==> flow/design.v <==
module single_stage_mult(clock, reset, 
                         product_in,  mplier_in,  mcand_in,  bmask_in,  inst_valid_in, dest_reg_in, NPC_in,
                         br_rec_en_1, br_rec_en_2, br_marker_1, br_marker_2, br_mispre_1, br_mispre_2,
                         product_out, mplier_out, mcand_out, bmask_out, inst_valid_out, dest_reg_out, NPC_out);
  input clock, reset, inst_valid_in;
  input [3:0]  bmask_in;
  input [63:0] product_in, mplier_in, mcand_in;
  input [5:0] dest_reg_in;
  input [63:0] NPC_in;
  input br_rec_en_1, br_rec_en_2;
  input [2:0] br_marker_1, br_marker_2;
  input br_mispre_1, br_mispre_2;
  output reg inst_valid_out;
  output reg [3:0]  bmask_out;
  output reg [63:0] mplier_out, mcand_out;
  output reg [5:0] dest_reg_out;
  output reg [63:0] NPC_out;
  output wire [63:0] product_out;
  reg  [63:0] prod_in_reg, partial_prod_reg;
  wire [63:0] partial_product, next_mplier, next_mcand;
  assign product_out = prod_in_reg + partial_prod_reg;
  assign partial_product = mplier_in[15:0] * mcand_in;
  assign next_mplier = {16'b0,mplier_in[63:16]};
  assign next_mcand = {mcand_in[47:0],16'b0};
  always @(posedge clock)
  begin
    prod_in_reg      <= product_in;
    partial_prod_reg <= partial_product;
    mplier_out       <= next_mplier;
    mcand_out        <= next_mcand;
  end
  reg next_inst_valid_out;
  reg [3:0] next_bmask_out;
  always@(*) begin
    next_inst_valid_out = inst_valid_in;
    next_bmask_out       = bmask_in;
    if( br_rec_en_1 & br_mispre_1 & bmask_in[br_marker_1] ) next_inst_valid_out = 0;
    else if( br_rec_en_2 & br_mispre_2 & bmask_in[br_marker_2] ) next_inst_valid_out = 0;
    if( br_rec_en_1 ) next_bmask_out[br_marker_1] = 0;
    if( br_rec_en_2 ) next_bmask_out[br_marker_2] = 0;
  end
  always@(posedge clock)
  begin
    if(reset) begin
      inst_valid_out <= 1'b0;
      bmask_out      <= 0;
      NPC_out        <= 0;
      dest_reg_out   <= 6'd31;
    end
    else begin
      inst_valid_out <= next_inst_valid_out;
      bmask_out      <= next_bmask_out;
      NPC_out        <= NPC_in;
      dest_reg_out   <= dest_reg_in;
    end
  end
endmodule
module eight_stage_mult(clock, reset,
                        mplier, mcand, bmask_in, inst_valid_in, dest_reg_in, NPC_in,
                        br_rec_en_1, br_rec_en_2, br_marker_1, br_marker_2, br_mispre_1, br_mispre_2,
                        bmask_out, product, inst_valid_out, dest_reg_out, NPC_out);
  input clock, reset, inst_valid_in;
  input [5:0] dest_reg_in;
  input [63:0] NPC_in;
  input [3:0]  bmask_in;
  input [63:0] mcand, mplier;
  input br_rec_en_1, br_rec_en_2;
  input [2:0] br_marker_1, br_marker_2;
  input br_mispre_1, br_mispre_2;
  output [3:0]  bmask_out;
  output [63:0] product;
  output inst_valid_out;
  output [5:0] dest_reg_out;
  output [63:0] NPC_out;
  wire [63:0] mcand_out, mplier_out;
  wire [(3*4) -1:0] internal_bmask;
  wire [(3*6) -1:0] internal_dest_reg;
  wire [(3*64)-1:0] internal_products, internal_mcands, internal_mpliers, internal_NPC;
  wire [(3*1)- 1:0] internal_inst_valid_outs;
  single_stage_mult mstage [3:0] 
    (.clock(clock),
     .reset(reset),
     .product_in({internal_products,64'h0}),
     .mplier_in({internal_mpliers,mplier}),
     .mcand_in({internal_mcands,mcand}),
     .bmask_in({internal_bmask, bmask_in}),
     .inst_valid_in({internal_inst_valid_outs,inst_valid_in}),
     .dest_reg_in({internal_dest_reg, dest_reg_in}),
     .NPC_in({internal_NPC, NPC_in}),
     .br_rec_en_1(br_rec_en_1),
     .br_rec_en_2(br_rec_en_2),
     .br_marker_1(br_marker_1),
     .br_marker_2(br_marker_2),
     .br_mispre_1(br_mispre_1),
     .br_mispre_2(br_mispre_2),
     .product_out({product,internal_products}),
     .mplier_out({mplier_out,internal_mpliers}),
     .mcand_out({mcand_out,internal_mcands}),
     .bmask_out({bmask_out, internal_bmask}),
     .inst_valid_out({inst_valid_out,internal_inst_valid_outs}),
     .dest_reg_out({dest_reg_out, internal_dest_reg}),
     .NPC_out({NPC_out, internal_NPC})
    );
endmodule
* Tool chain data of eight_stage_mult
The steps from the RTL of eight_stage_mult to its reports follow in flow order.
Line numbers count from 1 in the design file above.
Cell names lack the library's common part.
Not given: n/a
- Top :: eight_stage_mult
- Clock input :: clock
- Library :: sky130hd
- Corner :: tt_025C_1v80

* Word-level counts
Source: Yosys, flattened and elaborated, memories not mapped. Widths are those after wreduce. Registers that Yosys merges into a memory's read port (data or address) are not register bits. Print and check cells do not count. Equal cells are merged and count once.
- Multiplexer cells :: 8
- Bitwise gates (word level) :: 28
- Reduce/logical cells :: 4
- Add/sub/neg operators :: 5
- Shift operators :: 12
- Multiply operators :: 4
** Operator list (count)
- 16-bit by 64-bit multiplier with 64-bit output :: 1
- 16-bit by 48-bit multiplier with 48-bit output :: 1
- 16-bit by 32-bit multiplier with 32-bit output :: 1
- 16-bit by 16-bit multiplier with 16-bit output :: 1
- 64-bit adder :: 3
- 4-bit by 3-bit indexed select with 1-bit output :: 8
- 4-bit AND :: 8
- 4-bit bitwise OR :: 8
- 4-bit 2-to-1 mux :: 8
- 1-bit by 4-bit variable shift with 4-bit output with constant A :: 4
- 3-bit OR reduction :: 4
- 1-bit AND :: 10
- 3-bit negator with 4-bit output :: 2
- 4-bit NOT :: 2
- Word-level cells :: 90
- Flip-flop bits (word level) :: 844

* Depth
Longest topological path by Yosys (ltp), each cell counted once; first at word level (registers and memories cut), then after technology mapping (sequential cells cut; the memories' decode and read muxes count).
- Word-level depth :: 9
- ABC_AREA :: 1
- Gate-level depth with buffers :: 30
- Mapped depth without buffers :: 28

* Mapped cells and area
Source: synth_stat.txt of the flow (Yosys; design flattened, memories mapped). It holds for the ABC_AREA given above (unset counts as 0); a run with the other value may have another netlist.
The area totals of this step are shown rounded.
** Cell types
- fa_1 :: count 1667, total area 3.34E+04 um^2
- dfxtp_1 :: count 844, total area 1.69E+04 um^2
- inv_1 :: count 3127, total area 1.17E+04 um^2
- nand2_1 :: count 2879, total area 1.08E+04 um^2
- ha_1 :: count 393, total area 4.92E+03 um^2
- nor2_1 :: count 630, total area 2.36E+03 um^2
- a21oi_1 :: count 318, total area 1.59E+03 um^2
- clkbuf_1 :: count 423, total area 1.59E+03 um^2
- xor2_1 :: count 180, total area 1.58E+03 um^2
- nand3_1 :: count 197, total area 985.946 um^2
- o21ai_0 :: count 192, total area 960.922 um^2
- xnor2_1 :: count 68, total area 595.571 um^2
- buf_4 :: count 48, total area 360.346 um^2
- a21o_1 :: count 39, total area 292.781 um^2
- nand4_1 :: count 44, total area 275.264 um^2
- nor3_1 :: count 47, total area 235.226 um^2
- o21bai_1 :: count 29, total area 217.709 um^2
- buf_2 :: count 36, total area 180.173 um^2
Not listed: further types 36, cells in them 274.
- Mapped area :: 90900 um^2
- Buffers :: 541
- Cells in the netlist :: 11435
- Mapped flip-flops :: 844
- Sequential area :: 16900 um^2

* Worst setup path after synthesis
Path of least setup slack by OpenSTA after synthesis, without wires, with an ideal clock, recovery checks aside; 20% of the period is set as input and as output delay. Where synthesis merged equal registers, the netlist keeps one of their names.
- Path kind :: input -> register
- Start :: input mplier[5]
- End :: register mstage[0].partial_prod_reg[62]
- Stages on the path :: 25
- Arrival time :: 7.060 ns
- Launch time at the first pin :: 1.800 ns
- Slack :: 1.828 ns
- Data required time :: 8.888 ns
- Path delay :: 5.372 ns
- External input delay :: 1.800 ns
- Clock period :: 9.0 ns
- Setup time :: 0.112 ns
- Period reached after synthesis :: 7.172 ns
"path delay" is the arrival time less input delay plus setup time.
"stages on the path": output pins that drive a net of the path, with the launching flip-flop's if there is one; two outputs of one cell count as two.
"period reached after synthesis" = period - worst setup slack (recovery checks aside). The figure is calculated, with input and output delays left at 20% of the set period.
Between the ends stands the longest chain of elaborated cells between them, by number of cells; it is not shown to be the way that was timed. Of several equally long chains one is given.
Each line given opens the expression or statement behind the cell; cells for indexed reads and writes are added by Yosys, which also makes memories of some case tables.
- Cell sequence :: clkbuf_1 -> clkbuf_1 -> clkbuf_1 -> nand2_1 -> fa_1 -> inv_1 -> fa_1 -> inv_1 -> fa_1 -> inv_1 -> fa_1 -> fa_1 -> inv_1 -> fa_1 -> inv_1 -> ha_1 -> a21o_1 -> o21bai_1 -> o21bai_1 -> a21oi_1 -> inv_1 -> a21oi_1 -> nand2_1 -> nand2_1 -> nand2_1
- Length of the longest elaborated chain :: 1
** Ends and longest elaborated chain, post-synthesis
- start, declared :: RTL line 66 : input [63:0] mcand, mplier;
- 16-bit by 64-bit multiplier with 64-bit output :: RTL line 22
- end, assigned :: RTL line 28
- end, declared :: RTL line 19 : reg  [63:0] prod_in_reg, partial_prod_reg;

* Path in the finished layout
Path of least setup slack in the final report of flow run A (OpenROAD, finished layout, wires in). Where an end is a register, its clock arrival counts in the times.
- Path kind :: input -> register
- Start :: input mcand[16]
- End :: register mstage[0].partial_prod_reg[35]
- Data required time :: 9.68 ns
- Launch time at the first pin :: 1.80 ns
- Slack :: 1.29 ns
- Clock period :: 9.0 ns
- Setup time :: 0.11 ns
- External input delay :: 1.80 ns
- Arrival time :: 8.39 ns
- Stages on the path :: 22
Between the ends stands the longest chain of elaborated cells between them, by number of cells; it is not shown to be the way that was timed. Of several equally long chains one is given.
- Cell sequence :: clkdlybuf4s50_1 -> buf_4 -> nand2_1 -> fa_1 -> fa_1 -> fa_1 -> inv_1 -> fa_1 -> fa_1 -> inv_1 -> fa_1 -> inv_1 -> ha_1 -> nand2_1 -> nor2_1 -> inv_1 -> nor2_1 -> nor2_1 -> nand2_2 -> a21oi_1 -> buf_4 -> xnor2_1
- Length of the longest elaborated chain :: 1
** Ends and longest elaborated chain, after layout
- start, declared :: RTL line 66 : input [63:0] mcand, mplier;
- 16-bit by 64-bit multiplier with 64-bit output :: RTL line 22
- end, assigned :: RTL line 28
- end, declared :: RTL line 19 : reg  [63:0] prod_in_reg, partial_prod_reg;

--- measured runs ---
Module eight_stage_mult, platform sky130hd: 3 stored runs of the flow (Yosys, OpenROAD) with differing settings, in no particular order. Input and output delays are each 20% of the period that was set; the output load is 0.01 pF.
The measured numbers are rounded.

* Flow run A
** Files
==> flow/run.sh <==
#!/bin/bash
# the make line also repeats the synthesis and layout settings of config.mk as NAME=value (left out here)
make -C /OpenROAD-flow-scripts/flow DESIGN_CONFIG=/design/flow/config.mk WORK_HOME=/design/flow/orfs CLKGATE_MAP_FILE= finish
==> flow/config.mk <==
export PLATFORM = sky130hd
export DESIGN_NAME = eight_stage_mult
export DESIGN_NICKNAME = eight_stage_mult
export VERILOG_FILES = /design/flow/design.v
export SDC_FILE = /design/flow/constraint.sdc
export NUM_CORES = 4
export LEC_CHECK = 0
export ABC_AREA = 1
export CAP_MARGIN = 40
export CELL_PAD_IN_SITES_GLOBAL_PLACEMENT = 2
export CORE_MARGIN = 2
export CORE_UTILIZATION = 20
export CTS_CLUSTER_SIZE = 79
export HOLD_SLACK_MARGIN = 0.05
export MAX_ROUTING_LAYER = met4
export PLACE_DENSITY = 0.6
export SLEW_MARGIN = 40
export TNS_END_PERCENT = 55
==> flow/constraint.sdc <==
create_clock -name core_clock -period 9.0 [get_ports {clock}]
set_input_delay 1.8000 -clock core_clock [delete_from_list [all_inputs] [get_ports {clock}]]
set_output_delay 1.8000 -clock core_clock [all_outputs]
set_load 0.01 [all_outputs]
** Results
- Total negative setup slack :: 0.000 ns
- Chip area after synthesis (Yosys) :: 90900 um^2
- Die footprint :: 460000 um^2
- Worst setup slack after layout :: 1.29 ns
- Standard-cell area after layout :: 106000 um^2

* Flow run B
** Files
==> flow/run.sh <==
#!/bin/bash
# the make line also repeats the synthesis and layout settings of config.mk as NAME=value (left out here)
make -C /OpenROAD-flow-scripts/flow DESIGN_CONFIG=/design/flow/config.mk WORK_HOME=/design/flow/orfs CLKGATE_MAP_FILE= finish
==> flow/config.mk <==
export PLATFORM = sky130hd
export DESIGN_NAME = eight_stage_mult
export DESIGN_NICKNAME = eight_stage_mult
export VERILOG_FILES = /design/flow/design.v
export SDC_FILE = /design/flow/constraint.sdc
export NUM_CORES = 4
export LEC_CHECK = 0
export ABC_AREA = 0
export CAP_MARGIN = 20
export CELL_PAD_IN_SITES_DETAIL_PLACEMENT = 2
export CORE_MARGIN = 2
export CORE_UTILIZATION = 40
export GPL_ROUTABILITY_DRIVEN = 0
export GPL_TIMING_DRIVEN = 0
export MAX_ROUTING_LAYER = met5
export MIN_ROUTING_LAYER = met2
export SLEW_MARGIN = 20
==> flow/constraint.sdc <==
create_clock -name core_clock -period 10.3 [get_ports {clock}]
set_input_delay 2.0600 -clock core_clock [delete_from_list [all_inputs] [get_ports {clock}]]
set_output_delay 2.0600 -clock core_clock [all_outputs]
set_load 0.01 [all_outputs]
** Results
Stopped before the end: routing reported GRT-0116.

* Flow run C
** Files
==> flow/run.sh <==
#!/bin/bash
# the make line also repeats the synthesis and layout settings of config.mk as NAME=value (left out here)
make -C /OpenROAD-flow-scripts/flow DESIGN_CONFIG=/design/flow/config.mk WORK_HOME=/design/flow/orfs CLKGATE_MAP_FILE= finish
==> flow/config.mk <==
export PLATFORM = sky130hd
export DESIGN_NAME = eight_stage_mult
export DESIGN_NICKNAME = eight_stage_mult
export VERILOG_FILES = /design/flow/design.v
export SDC_FILE = /design/flow/constraint.sdc
export NUM_CORES = 4
export LEC_CHECK = 0
export CAP_MARGIN = 20
export CORE_MARGIN = 2
export CORE_UTILIZATION = 40
export PLACE_DENSITY = 0.6
export SLEW_MARGIN = 20
==> flow/constraint.sdc <==
create_clock -name core_clock -period 10.2 [get_ports {clock}]
set_input_delay 2.0400 -clock core_clock [delete_from_list [all_inputs] [get_ports {clock}]]
set_output_delay 2.0400 -clock core_clock [all_outputs]
set_load 0.01 [all_outputs]
** Results
- Total negative setup slack :: 0.000 ns
- Chip area after synthesis (Yosys) :: 84800 um^2
- Die footprint :: 216000 um^2
- Worst setup slack after layout :: 1.06 ns
- Standard-cell area after layout :: 94600 um^2
--- end ---
